==> flow/design.v <==
`timescale 1ns/1ns
module Controller(input clk, rst, start, compare, flag, output InitYin, InitW1, InitW2, InitB, InitFlag, InitAlpha, LdX1, LdX2, LdT, Select2, LdYin, LdFlag, LdAlphaT, LdW1, LdW2, LdB,ReadEn,Ready, output [1:0] Select1, Sel1, Sel2);
	reg initYin, initW1, initW2, initB, initFlag, initAlpha, ldX1, ldX2, ldT, select2, ldYin, ldFlag, ldAlphaT, ldW1, ldW2, ldB;
	reg [1:0] select1, sel1, sel2;
	reg [3:0] ns, ps;
	reg ldCnt, cntDown;
	reg readEn, ready;
	wire co;
	reg [7:0] Cout;
	always@(ps, start, co, compare, flag)begin
		ns = 4'b0;
		case(ps)
			4'b0000: begin
				ns = (start)? 4'b0001 : 4'b0000;
			  end
			4'b0001: begin
				ns = 4'b0010;
				end
			4'b0010: begin
				ns = 4'b0011;
				end
			4'b0011: begin
				ns = 4'b0100;
				end
			4'b0100: begin
				ns = 4'b0101;
				end
			4'b0101: begin
				ns = compare ? 4'b0110 : 4'b1010;
				end
			4'b0110: begin
				ns = 4'b0111;
				end
			4'b0111: begin
				ns = 4'b1000;
				end
			4'b1000: begin
				ns = 4'b1001;
				end
			4'b1001: begin
				ns = 4'b1010;
				end
			4'b1010: begin
				ns = (co == 0) ? 4'b0010 : 
				     (flag == 1) ? 4'b1011 : 
				     (flag == 0) ? 4'b0000 : 4'b1010;
				end
			4'b1011: begin
			  ns = 4'b0010;
			  end
			default: ns = 4'b0000;
		endcase
	end
	always@(ps)begin
		{initYin, initW1, initW2, initB, initFlag, ldCnt, initAlpha, ldX1, ldX2, ldT, cntDown, select2, ldYin, ldFlag, ldAlphaT, ldW1, ldW2, ldB} = 18'b0;
		readEn = 1'b0;
		ready = 1'b0;
		select1 = 2'b0;
		sel1 = 2'b0;
		sel2 = 2'b0;
		case(ps)
			4'b0000: begin
				ready = 1;
			  end
			4'b0001: begin
				initW1 = 1;
				initW2 = 1;
				initB = 1;
				initYin = 1;
				ldCnt = 1;
				initAlpha = 1;
				end
			4'b0010: begin
				ldX1 = 1;
				ldX2 = 1;
				ldT = 1;
				cntDown = 1;
				readEn = 1;
				end
			4'b0011: begin
				sel1 = 2'b00;
				sel2 = 2'b01;
				select1 = 2'b01;
				select2 = 1;
				ldYin = 1;
				end
			4'b0100: begin
				sel1 = 2'b01;
				sel2 = 2'b10;
				select1 = 2'b00;
				select2 = 1;
				ldYin = 1;
				end
			4'b0101: begin
				end
			4'b0110: begin
				sel1 = 2'b10;
				sel2 = 2'b0;
				ldAlphaT = 1;
				ldFlag = 1;
				end
			4'b0111: begin
				sel1 = 2'b11;
				sel2 = 2'b01;
				select2 = 1;
				select1 = 2'b10;
				ldW1 = 1;
				end
			4'b1000: begin
				sel1 = 2'b11;
				sel2 = 2'b10;
				select2 = 1;
				select1 = 2'b11;
				ldW2 = 1;
				end
			4'b1001: begin
				select2 = 0;
				select1 = 2'b01;
				ldB = 1;
				end
			4'b1010: begin
				end
			4'b1011: begin
			  ldCnt = 1;
			  initFlag = 1;
			  end
		endcase
	end
	always@(posedge clk,posedge rst)begin
		if(rst) ps <= 4'b0000;
		else ps <= ns;
	end
	always@(posedge clk, posedge rst)begin
	  if(rst)
	    Cout = 8'b11001000;
	  else begin
	    if(ldCnt) Cout <= 8'b11001000;
	    else if(cntDown) Cout <= Cout - 1;
	  end
  end
  assign co = ~|{Cout};
  assign InitYin = initYin;
  assign InitW1 = initW1;
  assign InitW2 = initW2;
  assign InitB = initB;
  assign InitFlag = initFlag;
  assign LdCnt = ldCnt;
  assign InitAlpha = initAlpha;
  assign LdX1 = ldX1;
  assign LdX2 = ldX2;
  assign LdT = ldT;
  assign CntDown = cntDown;
  assign Select1 = select1;
  assign Select2 = select2;
  assign LdYin = ldYin;
  assign LdFlag = ldFlag;
  assign LdAlphaT = ldAlphaT;
  assign LdW1 = ldW1;
  assign LdW2 = ldW2;
  assign LdB = ldB;
  assign Sel1 = sel1;
  assign Sel2 = sel2;
  assign ReadEn = readEn;
  assign Ready = ready;
endmodule
`timescale 1ns/1ns
module FlagReg(input clk,rst,loadData,initVal, output out);
  reg outData;
  assign out = outData;
  always@(posedge clk, posedge rst)begin
    if(rst) outData <= 1'b0;
    else
    begin
      if(initVal) outData <= 1'b0;
      else
    begin
    if (loadData) outData <= 1'b1;
    else outData <= outData;
    end
  end
  end
endmodule
`timescale 1ns/1ns
module Reg2bit(input clk,rst,loadData,initVal, input [1:0] inData, output[1:0] out);
  reg [1:0] outData;
  assign out = outData;
  always@(posedge clk, posedge rst)begin
    if(rst) outData <= 2'b0;
    else
    begin
      if(initVal) outData <= 2'b0;
      else
    begin
    if (loadData) outData <= inData;
    else outData <= outData;
    end
  end
  end
endmodule
`timescale 1ns/1ns
module Reg3bit(input clk,rst,loadData,initVal, input [2:0] inData, output[2:0] out);
  reg [2:0] outData;
  assign out = outData;
  always@(posedge clk, posedge rst)begin
    if(rst) outData <= 3'b0;
    else
    begin
      if(initVal) outData <= 3'b0;
      else
    begin
    if (loadData) outData <= inData;
    else outData <= outData;
    end
  end
  end
endmodule
`timescale 1ns/1ns
module Reg7bit(input clk,rst,loadData,initVal, input [6:0] inData, output[6:0] out);
  reg [6:0] outData;
  assign out = outData;
  always@(posedge clk, posedge rst)begin
    if(rst) outData <= 7'b0;
    else
    begin
      if(initVal) outData <= 7'b0;
      else
    begin
    if (loadData) outData <= inData;
    else outData <= outData;
    end
  end
  end
endmodule
`timescale 1ns/1ns
module Reg14bit(input clk,rst,loadData,initVal, input [13:0] inData, output[13:0] out);
  reg [13:0] outData;
  assign out = outData;
  always@(posedge clk, posedge rst)begin
    if(rst) outData <= 14'b0;
    else
    begin
      if(initVal) outData <= 14'b0;
      else
    begin
    if (loadData) outData <= inData;
    else outData <= outData;
    end
  end
  end
endmodule
`timescale 1ns/1ns
module Mux2to1(input select, input [13:0]in1,in2, output [13:0]MuxOut);
  assign MuxOut = ~select ? in1 : in2;
endmodule
`timescale 1ns/1ns
module Mux4to1(input [1:0]select, input [13:0]in1,in2,in3,in4, output [13:0]MuxOut);
  assign MuxOut = select==2'b00 ? in1 :
          select==2'b01 ? in2 :
          select==2'b10 ? in3 :
          select==2'b11 ? in4 : 14'bz;
endmodule
`timescale 1ns/1ns
module adder( input [13:0] op1, op2, output [13:0] result );
  assign result = op1 + op2;
endmodule
`timescale 1ns/1ns
module multiplier( input [13:0] op1, op2, output [13:0] result );
  wire [27:0] w;
  wire signed [13:0] operand1,operand2;
  assign operand1 = op1;
  assign operand2 = op2;
  assign w = operand1 * operand2;
  assign result = w[21:8];
endmodule
`timescale 1ns/1ns
module DataPath(input clk,rst, input [6:0] x1Data,x2Data, input [1:0] tData, input InitYin, InitW1, InitW2, InitB, InitFlag, InitAlpha, LdX1, LdX2, LdT, Select2, LdYin, LdFlag, LdAlphaT, LdW1, LdW2, LdB, input [1:0]  Select1, Sel1, Sel2, output compare, flag, output[1:0] signYin, output[13:0] w1,w2,b,Yin);
  wire [6:0] x1,x2;
  wire [1:0] t;
  wire [2:0] alpha,alphaT;
  wire [13:0] AddOut,MultOut,MultOp1,MultOp2,AddOp1,AddOp2;
  wire [13:0] castedT,castedAlphaT,castedAlpha,castedX1,castedX2;
  assign castedT = t[1] ? {4'b1111, t, 8'b0}: {4'b0, t, 8'b0};
  assign castedAlphaT = alphaT[2] ? {5'b11111, alphaT, 6'b0}: {5'b0, alphaT, 6'b0};
  assign castedAlpha = alpha[2] ? {5'b11111, alpha, 6'b0}: {5'b0, alpha, 6'b0};
  assign castedX1 = x1[6] ? {3'b111, x1, 4'b0}: {3'b0, x1, 4'b0};
  assign castedX2 = x2[6] ? {3'b111, x2, 4'b0}: {3'b0, x2, 4'b0};
  FlagReg FLAG(clk,rst,LdFlag,InitFlag, flag);
  Reg2bit T(clk,rst,LdT,1'b0,tData,t);
  Reg3bit ALPHA(clk,rst,InitAlpha,1'b0,3'b011, alpha);
  Reg3bit ALPHAT(clk,rst,LdAlphaT,1'b0,MultOut[8:6], alphaT);
  Reg7bit X1(clk,rst,LdX1,1'b0,x1Data, x1);
  Reg7bit X2(clk,rst,LdX2,1'b0,x2Data, x2);
  Reg14bit W1(clk,rst,LdW1,InitW1,AddOut, w1);
  Reg14bit W2(clk,rst,LdW2,InitW2,AddOut, w2);
  Reg14bit B (clk,rst,LdB,InitB,AddOut, b);
  Reg14bit YIN (clk,rst,LdYin,InitYin,AddOut, Yin);
  Mux4to1 MULTOP1(Sel1,w1,w2,castedT,castedAlphaT, MultOp1);
  Mux4to1 MULTOP2(Sel2,castedAlpha,castedX1,castedX2,14'b0, MultOp2);
  Mux4to1 ADDOP1(Select1,Yin,b,w1,w2, AddOp1);
  Mux2to1 ADDOP2(Select2,castedAlphaT,MultOut, AddOp2);
  multiplier MULTIPLIER(MultOp1,MultOp2, MultOut);
  adder ADDER(AddOp1,AddOp2, AddOut);
  assign compare = (Yin == 14'b0) ? 1 : (Yin[13] ^ t[1]);
  assign signYin = Yin[13] ? 2'b11 : 2'b01;  
endmodule
`timescale 1ns/1ns
module LearningMachine(input clk,rst, start, input [6:0] x1Data,x2Data, input [1:0] tData, output[1:0] signYin, output[13:0] w1,w2,b,Yin,output ReadEn, Ready);
  wire [1:0]Select1, Sel1, Sel2;
  wire  flag, InitYin, InitW1, InitW2, InitB, InitFlag, InitAlpha, LdX1, LdX2, LdT, Select2, LdYin, LdFlag, LdAlphaT, LdW1, LdW2, LdB;
  Controller controller(clk, rst, start, compare, flag, InitYin, InitW1, InitW2, InitB, InitFlag, InitAlpha, LdX1, LdX2, LdT, Select2, LdYin, LdFlag, LdAlphaT, LdW1, LdW2, LdB, ReadEn, Ready, Select1, Sel1, Sel2);
  DataPath datapath(clk,rst, x1Data,x2Data, tData, InitYin, InitW1, InitW2, InitB, InitFlag, InitAlpha, LdX1, LdX2, LdT, Select2, LdYin, LdFlag, LdAlphaT, LdW1, LdW2, LdB, Select1, Sel1, Sel2, compare, flag, signYin, w1,w2,b,Yin);
endmodule
==> From RTL to reports: LearningMachine <==
Tool output for the design above, in the order of the flow.
Lines are those of the file above, counted from 1.
{ "design": {"design": "LearningMachine", "clock": "clk", "lib": "sky130hd", "lib_corner": "tt_025C_1v80"} }

==> Word level <==
Source: Yosys, flattened and elaborated, memories not mapped. Widths are those after wreduce. Registers that Yosys merges into a memory's read port (data or address) are not register bits. Print and check cells do not count. Equal cells are merged and count once.
Yosys's memory passes give these memory sizes; they may raise the number of words (mostly to a power of two), join words into wider ones and drop unused or constant bits.
{ "bits": {"register_bits": 89, "rom_bits": 416, "mem_count": 1, "output_inout_bits": 60, "word_cells": 86} }
{ "memory_table": {"columns": ["memory", "words", "width", "read_ports", "wr", "line", "source"], "rows": [
  ["(no name shown)", 16, 26, 1, 0, 61, "case(ps)"]
]} }
{ "classes": {"addsub": 2, "n_mul": 1, "equal": 20, "n_mux": 36, "logic": 1, "reduce_and_logical": 13} }
{ "ops": {"columns": ["op", "n"], "rows": [
  ["two-way mux 14 bit", 25],
  ["multiplier 14 x 14 -> 22 bit", 1],
  ["case mux 4 bit (select 11 bit)", 1],
  ["equality test 4 x 3 -> 1 bit (second input constant)", 4],
  ["equality test 4 bit (second input constant)", 4],
  ["two-way mux 8 bit", 2],
  ["adder 14 bit", 1],
  ["zero test 14 bit", 1],
  ["equality test 2 bit (second input constant)", 6],
  ["nonzero test 2 bit", 6],
  ["two-way mux 4 bit", 3],
  ["equality test 4 x 2 -> 1 bit (second input constant)", 2],
  ["subtractor 8 x 1 -> 8 bit (second input constant)", 1],
  ["OR reduction 8 bit", 1],
  ["equality test 2 x 1 -> 1 bit (second input constant)", 3],
  ["zero test 2 bit", 3],
  ["equality test 4 x 1 -> 1 bit (second input constant)", 1],
  ["zero test 4 bit", 1],
  ["two-way mux 1 bit", 4],
  ["OR reduction 2 bit", 1],
  ["two-way mux 2 bit", 1],
  ["XOR 1 bit", 1]
]} }

==> Longest topological paths <==
Longest topological path by Yosys (ltp), each cell counted once; first at word level (registers and memories cut), then after technology mapping (sequential cells cut; the memories' decode and read muxes count).
{ "depth": {"depth_word": 10, "abc_area": 0, "depth_mapped": 38, "ltp_nobuf": 35} }

==> Netlist <==
Source: synth_stat.txt of the flow (Yosys; design flattened, memories mapped). It holds for the ABC_AREA given above (unset counts as 0); a run with the other value may have another netlist.
The area totals of this step are shown rounded.
{ "mapped": {"stdcells": 976, "mapped_area_um2": 9000, "sequential_area_um2": 2200, "ffs": 89} }
{ "types": {"columns": ["cell", "n", "area_total_um2"], "rows": [
  ["sky130_fd_sc_hd__dfrtp_1", 86, 2.15E+03],
  ["sky130_fd_sc_hd__fa_1", 84, 1.68E+03],
  ["sky130_fd_sc_hd__ha_1", 76, 950.912],
  ["sky130_fd_sc_hd__nand2_1", 195, 731.952],
  ["sky130_fd_sc_hd__inv_1", 96, 360.346],
  ["sky130_fd_sc_hd__mux4_2", 14, 315.302],
  ["sky130_fd_sc_hd__o21ai_0", 57, 285.274],
  ["sky130_fd_sc_hd__xnor2_1", 32, 280.269],
  ["sky130_fd_sc_hd__nor2_1", 66, 247.738],
  ["sky130_fd_sc_hd__a21oi_1", 42, 210.202],
  ["sky130_fd_sc_hd__xor2_1", 14, 122.618],
  ["sky130_fd_sc_hd__a22o_1", 13, 113.859],
  ["sky130_fd_sc_hd__a21o_1", 14, 105.101],
  ["sky130_fd_sc_hd__clkbuf_1", 28, 105.101],
  ["sky130_fd_sc_hd__dfstp_2", 3, 78.826],
  ["sky130_fd_sc_hd__and2_1", 12, 75.072],
  ["sky130_fd_sc_hd__nand2b_1", 10, 62.56],
  ["sky130_fd_sc_hd__nor2b_1", 10, 62.56]
]} }
Not listed: further types 52, cells in them 124.
By module: a second synthesis without flattening, with its own total; a netlist apart from the flattened one above.
{ "hier_totals": {"hier_cells": 1247, "hier_area_um2": 12000} }
Rows give one instance, submodules left out.
{ "by_module": {"columns": ["mod", "n_inst", "cells", "mod_area_um2", "seq_area_um2"], "rows": [
  ["multiplier", 1, 692, 6100, 0.0],
  ["Reg14bit", 4, 46, 580, 350],
  ["Mux4to1", 3, 17, 370, 0.0],
  ["Controller", 1, 109, 930, 300],
  ["adder", 1, 110, 750, 0.0],
  ["Reg7bit", 2, 23, 290, 180],
  ["Reg3bit", 2, 10, 120, 75],
  ["Mux2to1", 1, 15, 170, 0.0],
  ["Reg2bit", 1, 7, 81, 50],
  ["DataPath", 1, 10, 69, 0.0],
  ["FlagReg", 1, 3, 39, 25],
  ["LearningMachine", 1, 0, 0.0, 0.0]
]} }

==> Worst setup path after synthesis <==
OpenSTA on the mapped netlist: ideal clock, no wires. The path of least setup slack (recovery checks aside). Input and output delay are each 20% of the period. Register names are those of the netlist, which keeps one name where synthesis merged equal registers.
{ "synth_path": {"kind": "register -> register", "start": "register controller.ps[1]", "end": "register datapath.YIN.outData[13]", "period_ns": 12.0, "setup_time_ns": 0.068, "launch_ns": 0.000, "arrival_time_ns": 7.996, "slack_ns": 3.936, "path_delay_ns": 8.064, "stages": 34, "n_path_buf": 2, "period_less_setup_slack_ns": 8.064} }
"path_delay_ns" is the arrival time less input delay plus setup time.
"stages": output pins that drive a net of the path, with the launching flip-flop's if there is one; two outputs of one cell count as two.
"period_less_setup_slack_ns" is the clock period less the worst setup slack; recovery checks do not enter. This is arithmetic on one report: input and output delays are still those of the set period (20% each).
Between the ends stands the longest chain of elaborated cells between them, by number of cells; it is not shown to be the way that was timed. Of several equally long chains one is given.
A line is the first line of the expression or statement that the cell stems from. Yosys adds cells for indexed reads and writes and turns some case tables into memories.
A memory read counts as a cell of the chain, while the word-level depth stops at memories.
At most two assigning lines are given for a register; there are more.
{ "synth_between": {"path_cell_list": "sky130_fd_sc_hd__dfrtp_1 -> sky130_fd_sc_hd__inv_1 -> sky130_fd_sc_hd__ha_1 -> sky130_fd_sc_hd__and2b_1 -> sky130_fd_sc_hd__o21a_1 -> sky130_fd_sc_hd__buf_2 -> sky130_fd_sc_hd__buf_1 -> sky130_fd_sc_hd__a22o_1 -> sky130_fd_sc_hd__nand2_1 -> sky130_fd_sc_hd__fa_1 -> sky130_fd_sc_hd__inv_1 -> sky130_fd_sc_hd__fa_1 -> sky130_fd_sc_hd__inv_1 -> sky130_fd_sc_hd__fa_1 -> sky130_fd_sc_hd__inv_1 -> sky130_fd_sc_hd__fa_1 -> sky130_fd_sc_hd__fa_1 -> sky130_fd_sc_hd__ha_1 -> sky130_fd_sc_hd__ha_1 -> sky130_fd_sc_hd__o21a_1 -> sky130_fd_sc_hd__o31a_1 -> sky130_fd_sc_hd__o21a_1 -> sky130_fd_sc_hd__nor2_1 -> sky130_fd_sc_hd__xnor2_1 -> sky130_fd_sc_hd__mux2_2 -> sky130_fd_sc_hd__ha_1 -> sky130_fd_sc_hd__a21o_1 -> sky130_fd_sc_hd__a221o_1 -> sky130_fd_sc_hd__nand4_1 -> sky130_fd_sc_hd__nand4b_1 -> sky130_fd_sc_hd__a21oi_1 -> sky130_fd_sc_hd__xor2_1 -> sky130_fd_sc_hd__xor2_1 -> sky130_fd_sc_hd__a32o_1", "elab_chain_len": 11, "cone_cells": 31, "classes_between": "1 x add/sub; 1 x mul; 9 x eq/ne; 15 x mux; 4 x reduce/logical; 1 x memory"} }
{ "synth_rtl": {"columns": ["item", "line", "source"], "rows": [
  ["start, declared", 5, "reg [3:0] ns, ps;"],
  ["start, assigned", 130, "if(rst) ps <= 4'b0000;"],
  ["start, assigned", 131, "else ps <= ns;"],
  ["memory read (16 x 26 bit)", 61, "case(ps)"],
  ["equality test 2 bit", 260, "select==2'b11 ? in4 : 14'bz;"],
  ["two-way mux 14 bit", 260, null],
  ["two-way mux 14 bit", 259, "select==2'b10 ? in3 :"],
  ["two-way mux 14 bit", 258, "select==2'b01 ? in2 :"],
  ["two-way mux 14 bit", 257, "assign MuxOut = select==2'b00 ? in1 :"],
  ["multiplier 14 x 14 -> 22 bit", 272, "assign w = operand1 * operand2;"],
  ["two-way mux 14 bit", 253, "assign MuxOut = ~select ? in1 : in2;"],
  ["adder 14 bit", 264, "assign result = op1 + op2;"],
  ["two-way mux 14 bit", 245, "if (loadData) outData <= inData;"],
  ["two-way mux 14 bit", 242, "if(initVal) outData <= 14'b0;"],
  ["end, assigned", 245, null],
  ["end, assigned", 246, "else outData <= outData;"],
  ["end, declared", 236, "reg [13:0] outData;"]
]} }

==> Path in the finished layout <==
From the final timing report of flow run A: the path of least setup slack in the routed layout; clock arrival at registers is part of the times.
{ "layout_path": {"kind": "register -> register", "start": "register controller.ps[3]", "end": "register datapath.YIN.outData[13]", "period_ns": 13.0, "setup_time_ns": 0.06, "launch_ns": 0.35, "arrival_time_ns": 9.53, "slack_ns": 3.77, "stages": 31, "n_path_buf": 0} }
Between the ends stands the longest chain of elaborated cells between them, by number of cells; it is not shown to be the way that was timed. Of several equally long chains one is given.
A memory read counts as a cell of the chain, while the word-level depth stops at memories.
At most two assigning lines are given for a register; there are more.
{ "layout_between": {"path_cell_list": "sky130_fd_sc_hd__dfrtp_1 -> sky130_fd_sc_hd__nand2b_1 -> sky130_fd_sc_hd__o21a_1 -> sky130_fd_sc_hd__a32oi_1 -> sky130_fd_sc_hd__o21ai_1 -> sky130_fd_sc_hd__nand2_1 -> sky130_fd_sc_hd__fa_1 -> sky130_fd_sc_hd__inv_1 -> sky130_fd_sc_hd__fa_1 -> sky130_fd_sc_hd__inv_1 -> sky130_fd_sc_hd__fa_1 -> sky130_fd_sc_hd__inv_1 -> sky130_fd_sc_hd__fa_1 -> sky130_fd_sc_hd__fa_1 -> sky130_fd_sc_hd__ha_1 -> sky130_fd_sc_hd__ha_1 -> sky130_fd_sc_hd__o21a_1 -> sky130_fd_sc_hd__o31a_1 -> sky130_fd_sc_hd__o21a_1 -> sky130_fd_sc_hd__nor2_1 -> sky130_fd_sc_hd__xnor2_1 -> sky130_fd_sc_hd__mux2_2 -> sky130_fd_sc_hd__ha_1 -> sky130_fd_sc_hd__a21o_1 -> sky130_fd_sc_hd__a221o_1 -> sky130_fd_sc_hd__nand4_1 -> sky130_fd_sc_hd__nand4b_1 -> sky130_fd_sc_hd__a21oi_1 -> sky130_fd_sc_hd__xor2_1 -> sky130_fd_sc_hd__xor2_1 -> sky130_fd_sc_hd__a32o_1", "elab_chain_len": 11, "cone_cells": 31, "classes_between": "1 x add/sub; 1 x mul; 9 x eq/ne; 15 x mux; 4 x reduce/logical; 1 x memory"} }
{ "layout_rtl": {"columns": ["item", "line", "source"], "rows": [
  ["start, declared", 5, "reg [3:0] ns, ps;"],
  ["start, assigned", 130, "if(rst) ps <= 4'b0000;"],
  ["start, assigned", 131, "else ps <= ns;"],
  ["memory read (16 x 26 bit)", 61, "case(ps)"],
  ["equality test 2 bit", 260, "select==2'b11 ? in4 : 14'bz;"],
  ["two-way mux 14 bit", 260, null],
  ["two-way mux 14 bit", 259, "select==2'b10 ? in3 :"],
  ["two-way mux 14 bit", 258, "select==2'b01 ? in2 :"],
  ["two-way mux 14 bit", 257, "assign MuxOut = select==2'b00 ? in1 :"],
  ["multiplier 14 x 14 -> 22 bit", 272, "assign w = operand1 * operand2;"],
  ["two-way mux 14 bit", 253, "assign MuxOut = ~select ? in1 : in2;"],
  ["adder 14 bit", 264, "assign result = op1 + op2;"],
  ["two-way mux 14 bit", 245, "if (loadData) outData <= inData;"],
  ["two-way mux 14 bit", 242, "if(initVal) outData <= 14'b0;"],
  ["end, assigned", 245, null],
  ["end, assigned", 246, "else outData <= outData;"],
  ["end, declared", 236, "reg [13:0] outData;"]
]} }

==> results <==
Design LearningMachine on sky130hd. What follows are 5 stored runs of the flow, each under its own settings; their order means nothing. The constraints put input and output delay at 20% of the set period each and load the outputs with 0.01 pF.
By "achievedPeriod_ns" is meant the clock period of the run minus its worst setup slack. This is arithmetic on one report: input and output delays are still those of the set period (20% each).
"timing.worst_path_ns" means the part of the period allowed to the worst setup path (the constraints hold back 20% at inputs and 20% at outputs) less its slack; where the path has registers, the arrival times of their clocks count too.
The results are shown rounded.
[
  {
    "run": "flow run A",
    "settings": { "CAP_MARGIN": 0, "CELL_PAD_IN_SITES_DETAIL_PLACEMENT": 1, "CORE_MARGIN": 5, "CTS_CLUSTER_SIZE": 48, "HOLD_SLACK_MARGIN": 0.15, "MAX_ROUTING_LAYER": "met4", "SLEW_MARGIN": 30, "period_ns": 13.0, "CORE_UTILIZATION": 40 },
    "results": { "yosys_chip_area_um2": 9000, "design.die.area_um2": 25000, "finish.utilization_pct": 47, "fin_ws_ns": 3.8, "total_negative_slack_ns": 0.000, "achievedPeriod_ns": 9.233, "timing.worst_path_ns": 9.23, "critical_path_type": "register -> register" }
  },
  {
    "run": "flow run B",
    "settings": { "ABC_AREA": 1, "CAP_MARGIN": 10, "CORE_UTILIZATION": 25, "GPL_ROUTABILITY_DRIVEN": 1, "MAX_ROUTING_LAYER": "met4", "MIN_ROUTING_LAYER": "met1", "PLACE_DENSITY_LB_ADDON": 0.2, "period_ns": 9.59, "CORE_MARGIN": 2, "SLEW_MARGIN": 20 },
    "results": { "yosys_chip_area_um2": 9200, "design.die.area_um2": 38000, "finish.utilization_pct": 30, "fin_ws_ns": 1.1, "total_negative_slack_ns": 0.000, "achievedPeriod_ns": 8.540, "timing.worst_path_ns": 8.54, "critical_path_type": "register -> register" }
  },
  {
    "run": "flow run C",
    "settings": { "CORE_UTILIZATION": 40, "period_ns": 9.33, "CAP_MARGIN": 20, "CORE_MARGIN": 2, "SLEW_MARGIN": 20 },
    "results": { "yosys_chip_area_um2": 9000, "design.die.area_um2": 24000, "finish.utilization_pct": 47, "fin_ws_ns": 0.50, "total_negative_slack_ns": 0.000, "achievedPeriod_ns": 8.833, "timing.worst_path_ns": 8.83, "critical_path_type": "register -> register" }
  },
  {
    "run": "flow run D",
    "settings": { "CAP_MARGIN": 0, "MAX_ROUTING_LAYER": "met4", "period_ns": 12.0, "CORE_MARGIN": 2, "CORE_UTILIZATION": 40, "SLEW_MARGIN": 20 },
    "results": { "yosys_chip_area_um2": 9000, "design.die.area_um2": 24000, "finish.utilization_pct": 47, "fin_ws_ns": 2.9, "total_negative_slack_ns": 0.000, "achievedPeriod_ns": 9.142, "timing.worst_path_ns": 9.14, "critical_path_type": "register -> register" }
  },
  {
    "run": "flow run E",
    "settings": { "CAP_MARGIN": 15, "CELL_PAD_IN_SITES_GLOBAL_PLACEMENT": 1, "CORE_ASPECT_RATIO": 1.4, "CORE_MARGIN": 6, "CORE_UTILIZATION": 55, "CTS_CLUSTER_DIAMETER": 351, "GPL_ROUTABILITY_DRIVEN": 1, "GPL_TIMING_DRIVEN": 0, "MAX_ROUTING_LAYER": "met4", "MIN_ROUTING_LAYER": "met2", "PLACE_DENSITY_LB_ADDON": 0.25, "SETUP_SLACK_MARGIN": 2.22, "TNS_END_PERCENT": 55, "period_ns": 9.61, "SLEW_MARGIN": 20 },
    "results": { "yosys_chip_area_um2": 9000, "design.die.area_um2": 20000, "finish.utilization_pct": 73, "fin_ws_ns": 1.5, "total_negative_slack_ns": 0.000, "achievedPeriod_ns": 8.089, "timing.worst_path_ns": 8.09, "critical_path_type": "register -> register" }
  }
]
